==> flow/design.v <==
module cordic #(parameter WIDTH = 32, ITER = 16)(
    input clk,
    input rst,
    input start,
    input mode,  
    input signed [WIDTH-1:0] x_in,
    input signed [WIDTH-1:0] y_in,
    input signed [WIDTH-1:0] z_in,
    output reg signed [WIDTH-1:0] x_out,
    output reg signed [WIDTH-1:0] y_out,
    output reg signed [WIDTH-1:0] z_out,
    output reg done
);
    localparam signed [WIDTH-1:0] K = 32'sd19898;   
    localparam IDLE = 2'd0, PROCESS = 2'd1, DONE = 2'd2;
    reg signed [WIDTH-1:0] x, y, z;
    reg [4:0] i;
    reg [1:0] state;
    reg mode_r;  
    function signed [WIDTH-1:0] atan_table;
        input [3:0] idx;
        case (idx)
            4'd0:  atan_table = 32'sd25736;
            4'd1:  atan_table = 32'sd15192;
            4'd2:  atan_table = 32'sd8027;
            4'd3:  atan_table = 32'sd4074;
            4'd4:  atan_table = 32'sd2045;
            4'd5:  atan_table = 32'sd1023;
            4'd6:  atan_table = 32'sd511;
            4'd7:  atan_table = 32'sd256;
            4'd8:  atan_table = 32'sd128;
            4'd9:  atan_table = 32'sd64;
            4'd10: atan_table = 32'sd32;
            4'd11: atan_table = 32'sd16;
            4'd12: atan_table = 32'sd8;
            4'd13: atan_table = 32'sd4;
            4'd14: atan_table = 32'sd2;
            default: atan_table = 32'sd1;
        endcase
    endfunction
    always @(posedge clk or posedge rst) begin
        if (rst) begin
            state <= IDLE;
            done <= 0;
            x <= 0; y <= 0; z <= 0;
            x_out <= 0; y_out <= 0; z_out <= 0;
            i <= 0;
            mode_r <= 0;
        end 
        else begin
            case (state)
                IDLE: begin
                    done <= 0;
                    if (start) begin
                        x <= mode ? x_in : K;
                        y <= mode ? y_in : 0;
                        z <= mode ? 0 : z_in;
                        mode_r <= mode;
                        i <= 0;
                        state <= PROCESS;
                    end
                end
                PROCESS: begin
                    if (i < ITER) begin
                        if ((mode_r == 0 && z >= 0) || (mode_r == 1 && y < 0)) begin
                            x <= x - (y >>> i);
                            y <= y + (x >>> i);
                            z <= z - atan_table(i[3:0]);
                        end 
                        else begin
                            x <= x + (y >>> i);
                            y <= y - (x >>> i);
                            z <= z + atan_table(i[3:0]);
                        end
                        i <= i + 1;
                    end 
                    else begin
                        x_out <= x;
                        y_out <= y;
                        z_out <= z;
                        done <= 1;
                        state <= DONE;
                    end
                end
                DONE: begin
                    done <= 0;      
                    state <= IDLE;   
                end
            endcase
        end
    end
endmodule
From RTL to reports: cordic

Each step is given for the RTL above and for the edited RTL.
Lines under "before" count in the file above, lines under "after" in the edited file.
"difference" is "after" less "before", of the values as shown; "rel. change" is that difference over "before", in percent.
Operators: Yosys type, input widths -> output width; for muxes data width and select width s.
Library cell names are shortened.
Not given: --

Top module: cordic
Clock input: clk
Library: sky130hd
Timing corner: tt_025C_1v80

Diff

The edit as a unified diff against the file above.
The edit is scripted: it alters the design's behaviour and was not made to optimise anything.

```diff
@@ -69,5 +69,5 @@
                         end 
                         else begin
-                            x <= x + (y >>> i);
+                            x <= x + (y >>> 3);
                             y <= y - (x >>> i);
                             z <= z + atan_table(i[3:0]);
```

Word level

Source: Yosys, flattened and elaborated, memories not mapped. Widths are those after wreduce. Registers that Yosys merges into a memory's read port (data or address) are not register bits. Print and check cells do not count.
Memory sizes are those after Yosys's memory passes, which may raise the word count (mostly to a power of two), join words into wider ones and drop unused or constant bits.

Operators by class:

| item                             | before | after | difference | rel. change (%) |
| add/subtract/negate cells        | 7      | 7     | 0          | 0.00 |
| multipliers                      | 0      | 0     | 0          | -- |
| divide/modulo/power cells        | 0      | 0     | 0          | -- |
| order comparisons                | 3      | 3     | 0          | 0.00 |
| equality and inequality tests    | 5      | 5     | 0          | 0.00 |
| shifts and indexed selects       | 2      | 2     | 0          | 0.00 |
| multiplexer cells                | 29     | 29    | 0          | 0.00 |
| bitwise gates (word level)       | 2      | 2     | 0          | 0.00 |
| reductions and logical operators | 13     | 13    | 0          | 0.00 |

Operator list:

| operator       | before | after | difference | rel. change (%) |
| $add 32x32->32 | 3      | 2     | -1         | -33.33 |
| $add 32x29->32 | 0      | 1     | +1         | -- |

Operator kinds equal on both sides are left out: 26.

Storage and ports:

| item                            | before | after | difference | rel. change (%) |
| flip-flop bits (word level)     | 201    | 201   | 0          | 0.00 |
| bits in latches                 | 0      | 0     | 0          | -- |
| memory bits (writable)          | 0      | 0     | 0          | -- |
| ROM bits                        | 480    | 480   | 0          | 0.00 |
| word width x clocked read ports | 0      | 0     | 0          | -- |
| memories                        | 2      | 2     | 0          | 0.00 |
| output and inout bits           | 97     | 97    | 0          | 0.00 |

Memories:

| item                                    | before                   | after |
| words x width with read and write ports | 16x15 r1 w0; 16x15 r1 w0 | 16x15 r1 w0; 16x15 r1 w0 |

Depth

Depth = most cells in a row (Yosys ltp): at word level without a register or memory, in the mapped netlist without a sequential cell, where the memories' decode and read muxes count.

Depth:

| item                         | before | after | difference | rel. change (%) |
| depth after elaboration      | 10     | 10    | 0          | 0.00 |
| ABC_AREA                     | 0      | 0     | --         | -- |
| depth in mapped cells        | 28     | 28    | 0          | 0.00 |
| mapped depth without buffers | 24     | 24    | 0          | 0.00 |

Mapped cells and area

Source: synth_stat.txt of the flow (Yosys; design flattened, memories mapped). It holds for the ABC_AREA given above (unset counts as 0); a run with the other value may have another netlist.

Mapped netlist:

| item              | before   | after    | difference | rel. change (%) |
| mapped cells      | 2,087    | 2,184    | +97        | +4.65 |
| mapped area (um2) | 18,856.8 | 18,848.1 | -8.7       | -0.05 |
| mapped flip-flops | 202      | 202      | 0          | 0.00 |

Cells by type:

| cell type | before | after | difference | rel. change (%) |
| nand2_1   | 187    | 221   | +34        | +18.18 |
| o21ai_0   | 130    | 162   | +32        | +24.62 |
| a21oi_1   | 149    | 171   | +22        | +14.77 |
| a31oi_1   | 16     | 32    | +16        | +100.00 |
| and3_1    | 20     | 35    | +15        | +75.00 |
| nor2_1    | 214    | 228   | +14        | +6.54 |
| mux2_2    | 123    | 109   | -14        | -11.38 |
| o22ai_1   | 34     | 21    | -13        | -38.24 |
| o31ai_1   | 21     | 8     | -13        | -61.90 |
| buf_2     | 21     | 9     | -12        | -57.14 |
| a221oi_1  | 69     | 59    | -10        | -14.49 |
| nand2b_1  | 33     | 23    | -10        | -30.30 |
| o211ai_1  | 17     | 27    | +10        | +58.82 |
| buf_1     | 14     | 24    | +10        | +71.43 |
| buf_6     | 4      | 14    | +10        | +250.00 |
| xnor2_1   | 89     | 80    | -9         | -10.11 |
| mux2i_1   | 57     | 48    | -9         | -15.79 |
| nor3_1    | 22     | 31    | +9         | +40.91 |

Cell types equal on both sides are left out: 15.
The list need not be complete.

Path before layout

Source: OpenSTA report_checks on the synthesized netlist (no wires, ideal clock, input and output delay 20% of the period each), path of least setup slack; recovery checks are left aside. Register names are those of the netlist, which keeps one name where synthesis merged equal registers.

Timing path after synthesis:

| item                                | before         | after          | difference | rel. change (%) |
| path kind                           | reg-to-reg     | reg-to-reg     | --         | -- |
| from                                | register i[0]  | register i[0]  | --         | -- |
| to                                  | register y[31] | register z[30] | --         | -- |
| period (ps)                         | 7,000          | 7,000          | 0          | 0.00 |
| library setup time (ps)             | 130            | 66             | -64        | -- |
| launch time at the first pin (ps)   | 0              | 0              | 0          | -- |
| arrival time (ps)                   | 5,917          | 5,580          | -337       | -5.70 |
| path slack (ps)                     | 953            | 1,354          | +401       | -- |
| delay of the path (ps)              | 6,047          | 5,646          | -401       | -6.63 |
| stages                              | 27             | 23             | -4         | -14.81 |
| path buffers                        | 5              | 4              | -1         | -20.00 |
| period reached after synthesis (ps) | 6,047          | 5,646          | -401       | -6.63 |

"delay of the path" = arrival - input delay + setup time.
"stages": output pins that drive a net of the path, with the launching flip-flop's if there is one; two outputs of one cell count as two.
"period reached after synthesis" is the clock period less the worst setup slack; recovery checks do not enter. This is arithmetic on one report: input and output delays are still those of the set period (20% each).
The rows between start and end are the longest chain of elaborated cells between them; the timing report does not say that the signal goes this way. Where chains are equally long, one stands for them.
A line is the first line of the expression or statement that the cell stems from. Yosys adds cells for indexed reads and writes and turns some case tables into memories.
The chain passes a memory read, where the word-level depth is cut; so it can be longer than that depth.
A register here has more assigning lines than the two given.

Between the ends, after synthesis, before:
Cell sequence: dfrtp_1 buf_6 buf_12 buf_12 buf_6 buf_6 mux2_1 a221oi_2 o221ai_1 o211ai_1 ha_1 inv_1 or4_1 o41ai_1 xnor2_1 ha_1 and4_1 a221oi_1 o31ai_1 o31a_1 a211oi_1 a21oi_1 a21oi_1 o221ai_1 a21oi_1 xnor2_1 o21ai_1
Length of the longest elaborated chain: 5

RTL lines, path after synthesis, before:

| item            | RTL line | source |
| start, declared | 17       | `reg [4:0] i;` |
| start, assigned | 47       | `i <= 0;` |
| start, assigned | 75       | `i <= i + 1;` |
| $sshr 32x5->32  | 72       | `y <= y - (x >>> i);` |
| $sub 32x32->32  | 72       |  |
| $mux 32         | 65       | `if ((mode_r == 0 && z >= 0) \|\| (mode_r == 1 && y < 0)) begin` |
| $mux 32         | 64       | `if (i < ITER) begin` |
| $pmux 32 s2     | 51       | `case (state)` |
| end, assigned   | 56       | `y <= mode ? y_in : 0;` |
| end, assigned   | 67       | `y <= y + (x >>> i);` |
| end, declared   | 16       | `reg signed [WIDTH-1:0] x, y, z;` |

Between the ends, after synthesis, after:
Cell sequence: dfrtp_1 buf_6 buf_8 inv_2 clkbuf_1 buf_1 ha_1 mux2_2 a21oi_1 ha_1 nor2_1 xor2_1 ha_1 a21o_1 a21oi_1 o21ai_0 a2111o_1 a31oi_1 o21ai_0 a311oi_1 o21bai_1 a2111oi_0 o32a_1
Length of the longest elaborated chain: 8

RTL lines, path after synthesis, after:

| item            | RTL line | source |
| start, declared | 17       | `reg [4:0] i;` |
| start, assigned | 47       | `i <= 0;` |
| start, assigned | 75       | `i <= i + 1;` |
| $mem_v2 16x15   | 22       | `case (idx)` |
| $mux 32         | 65       | `if ((mode_r == 0 && z >= 0) \|\| (mode_r == 1 && y < 0)) begin` |
| $mux 32         | 64       | `if (i < ITER) begin` |
| $mux 32         | 51       | `case (state)` |
| $add 32x32->32  | 73       | `z <= z + atan_table(i[3:0]);` |
| $mux 32         | 65       |  |
| $mux 32         | 64       |  |
| $pmux 32 s2     | 51       |  |
| end, assigned   | 57       | `z <= mode ? 0 : z_in;` |
| end, assigned   | 68       | `z <= z - atan_table(i[3:0]);` |
| end, declared   | 16       | `reg signed [WIDTH-1:0] x, y, z;` |

Worst path after layout

From the final timing report of the runs of pair 1: the path of least setup slack in the routed layout; clock arrival at registers is part of the times.
The path's times are printed in steps of 10 ps; the period is the one set.

Timing path post-layout:

| item                              | before         | after          | difference | rel. change (%) |
| path kind                         | reg-to-reg     | reg-to-reg     | --         | -- |
| from                              | register i[0]  | register i[1]  | --         | -- |
| to                                | register z[24] | register x[30] | --         | -- |
| period (ps)                       | 7,000          | 7,000          | 0          | 0.00 |
| library setup time (ps)           | 150            | 160            | +10        | -- |
| launch time at the first pin (ps) | 560            | 550            | -10        | -1.79 |
| arrival time (ps)                 | 6,940          | 6,930          | -10        | -0.14 |
| path slack (ps)                   | 480            | 460            | -20        | -- |
| stages                            | 24             | 22             | -2         | -8.33 |
| path buffers                      | 2              | 1              | -1         | -50.00 |

The rows between start and end are the longest chain of elaborated cells between them; the timing report does not say that the signal goes this way. Where chains are equally long, one stands for them.
The chain passes a memory read, where the word-level depth is cut; so it can be longer than that depth.
A register here has more assigning lines than the two given.

Between the ends, post-layout, before:
Cell sequence: dfrtp_4 buf_12 buf_4 inv_1 ha_1 mux2_2 a21oi_1 ha_1 nand2_1 nor3b_1 nand3_1 o21ai_0 xnor2_1 ha_1 a21o_1 a21o_1 a21oi_1 a211o_1 a31oi_1 a31oi_1 nor2_1 or3_1 a21oi_1 a211oi_1
Length of the longest elaborated chain: 8

RTL lines, path post-layout, before:

| item            | RTL line | source |
| start, declared | 17       | `reg [4:0] i;` |
| start, assigned | 47       | `i <= 0;` |
| start, assigned | 75       | `i <= i + 1;` |
| $mem_v2 16x15   | 22       | `case (idx)` |
| $mux 32         | 65       | `if ((mode_r == 0 && z >= 0) \|\| (mode_r == 1 && y < 0)) begin` |
| $mux 32         | 64       | `if (i < ITER) begin` |
| $mux 32         | 51       | `case (state)` |
| $add 32x32->32  | 73       | `z <= z + atan_table(i[3:0]);` |
| $mux 32         | 65       |  |
| $mux 32         | 64       |  |
| $pmux 32 s2     | 51       |  |
| end, assigned   | 57       | `z <= mode ? 0 : z_in;` |
| end, assigned   | 68       | `z <= z - atan_table(i[3:0]);` |
| end, declared   | 16       | `reg signed [WIDTH-1:0] x, y, z;` |

Between the ends, post-layout, after:
Cell sequence: dfrtp_4 buf_4 mux2_2 o21ai_0 mux2i_1 nor2_1 nor3_1 o21ai_0 o21ai_0 ha_1 fa_1 nor2b_1 o31a_1 o211ai_1 a21oi_1 o21ai_0 o21ai_0 a21boi_0 o31a_1 a22oi_1 xnor2_1 o22ai_1
Length of the longest elaborated chain: 5

RTL lines, path post-layout, after:

| item            | RTL line | source |
| start, declared | 17       | `reg [4:0] i;` |
| start, assigned | 47       | `i <= 0;` |
| start, assigned | 75       | `i <= i + 1;` |
| $sshr 32x5->32  | 66       | `x <= x - (y >>> i);` |
| $sub 32x32->32  | 66       |  |
| $mux 32         | 65       | `if ((mode_r == 0 && z >= 0) \|\| (mode_r == 1 && y < 0)) begin` |
| $mux 32         | 64       | `if (i < ITER) begin` |
| $pmux 32 s2     | 51       | `case (state)` |
| end, assigned   | 55       | `x <= mode ? x_in : K;` |
| end, assigned   | 66       |  |
| end, declared   | 16       | `reg signed [WIDTH-1:0] x, y, z;` |

Flow runs

Runs of the flow (Yosys, OpenROAD) on both versions; the two runs of a pair have the same settings. The constraints put input and output delay at 20% of the set period each and load the outputs with 0.01 pF.

Flow settings, pair 1:
CORE_UTILIZATION: 40
period_ns: 7.0
CAP_MARGIN: 20
CORE_MARGIN: 2
SLEW_MARGIN: 20

Measured results, pair 1:

| item                                | before   | after    | difference | rel. change (%) |
| synthesized cell area (um2)         | 18,856.8 | 18,848.1 | -8.7       | -0.05 |
| overall die area (um2)              | 48,894.1 | 48,871.9 | -22.2      | -0.05 |
| std-cell area (final layout) (um2)  | 22,379.0 | 22,160.0 | -219.0     | -0.98 |
| utilization after routing (%)       | 48.1     | 47.6     | -0.5       | -- |
| worst setup slack after layout (ps) | 483      | 458      | -25        | -- |
| summed negative setup slack (ps)    | 0        | 0        | 0          | -- |
| smallest hold slack (ps)            | 492      | 472      | -20        | -- |
| clock period achieved (ps)          | 6,517    | 6,542    | +25        | +0.38 |

Flow settings, pair 2:
ABC_AREA: 0
CELL_PAD_IN_SITES_DETAIL_PLACEMENT: 0
CORE_MARGIN: 8
CORE_UTILIZATION: 40
CTS_CLUSTER_DIAMETER: 183
GPL_ROUTABILITY_DRIVEN: 1
GPL_TIMING_DRIVEN: 1
MAX_ROUTING_LAYER: met4
PLACE_DENSITY_LB_ADDON: 0.26
SLEW_MARGIN: 35
TNS_END_PERCENT: 100
period_ns: 4.64
CAP_MARGIN: 20

Measured results, pair 2:

| item                                | before   | after    | difference | rel. change (%) |
| synthesized cell area (um2)         | 18,856.8 | 18,848.1 | -8.7       | -0.05 |
| overall die area (um2)              | 54,344.9 | 54,321.6 | -23.3      | -0.04 |
| std-cell area (final layout) (um2)  | 29,200.5 | 28,338.4 | -862.1     | -2.95 |
| utilization after routing (%)       | 62.7     | 60.9     | -1.8       | -- |
| worst setup slack after layout (ps) | -987     | -641     | +346       | -- |
| summed negative setup slack (ps)    | -34,403  | -10,533  | +23,870    | -- |
| smallest hold slack (ps)            | 502      | 482      | -20        | -- |
| clock period achieved (ps)          | 5,627    | 5,281    | -346       | -6.15 |

"clock period achieved" = clock period - worst setup slack. The figure is calculated, with input and output delays left at 20% of the set period.
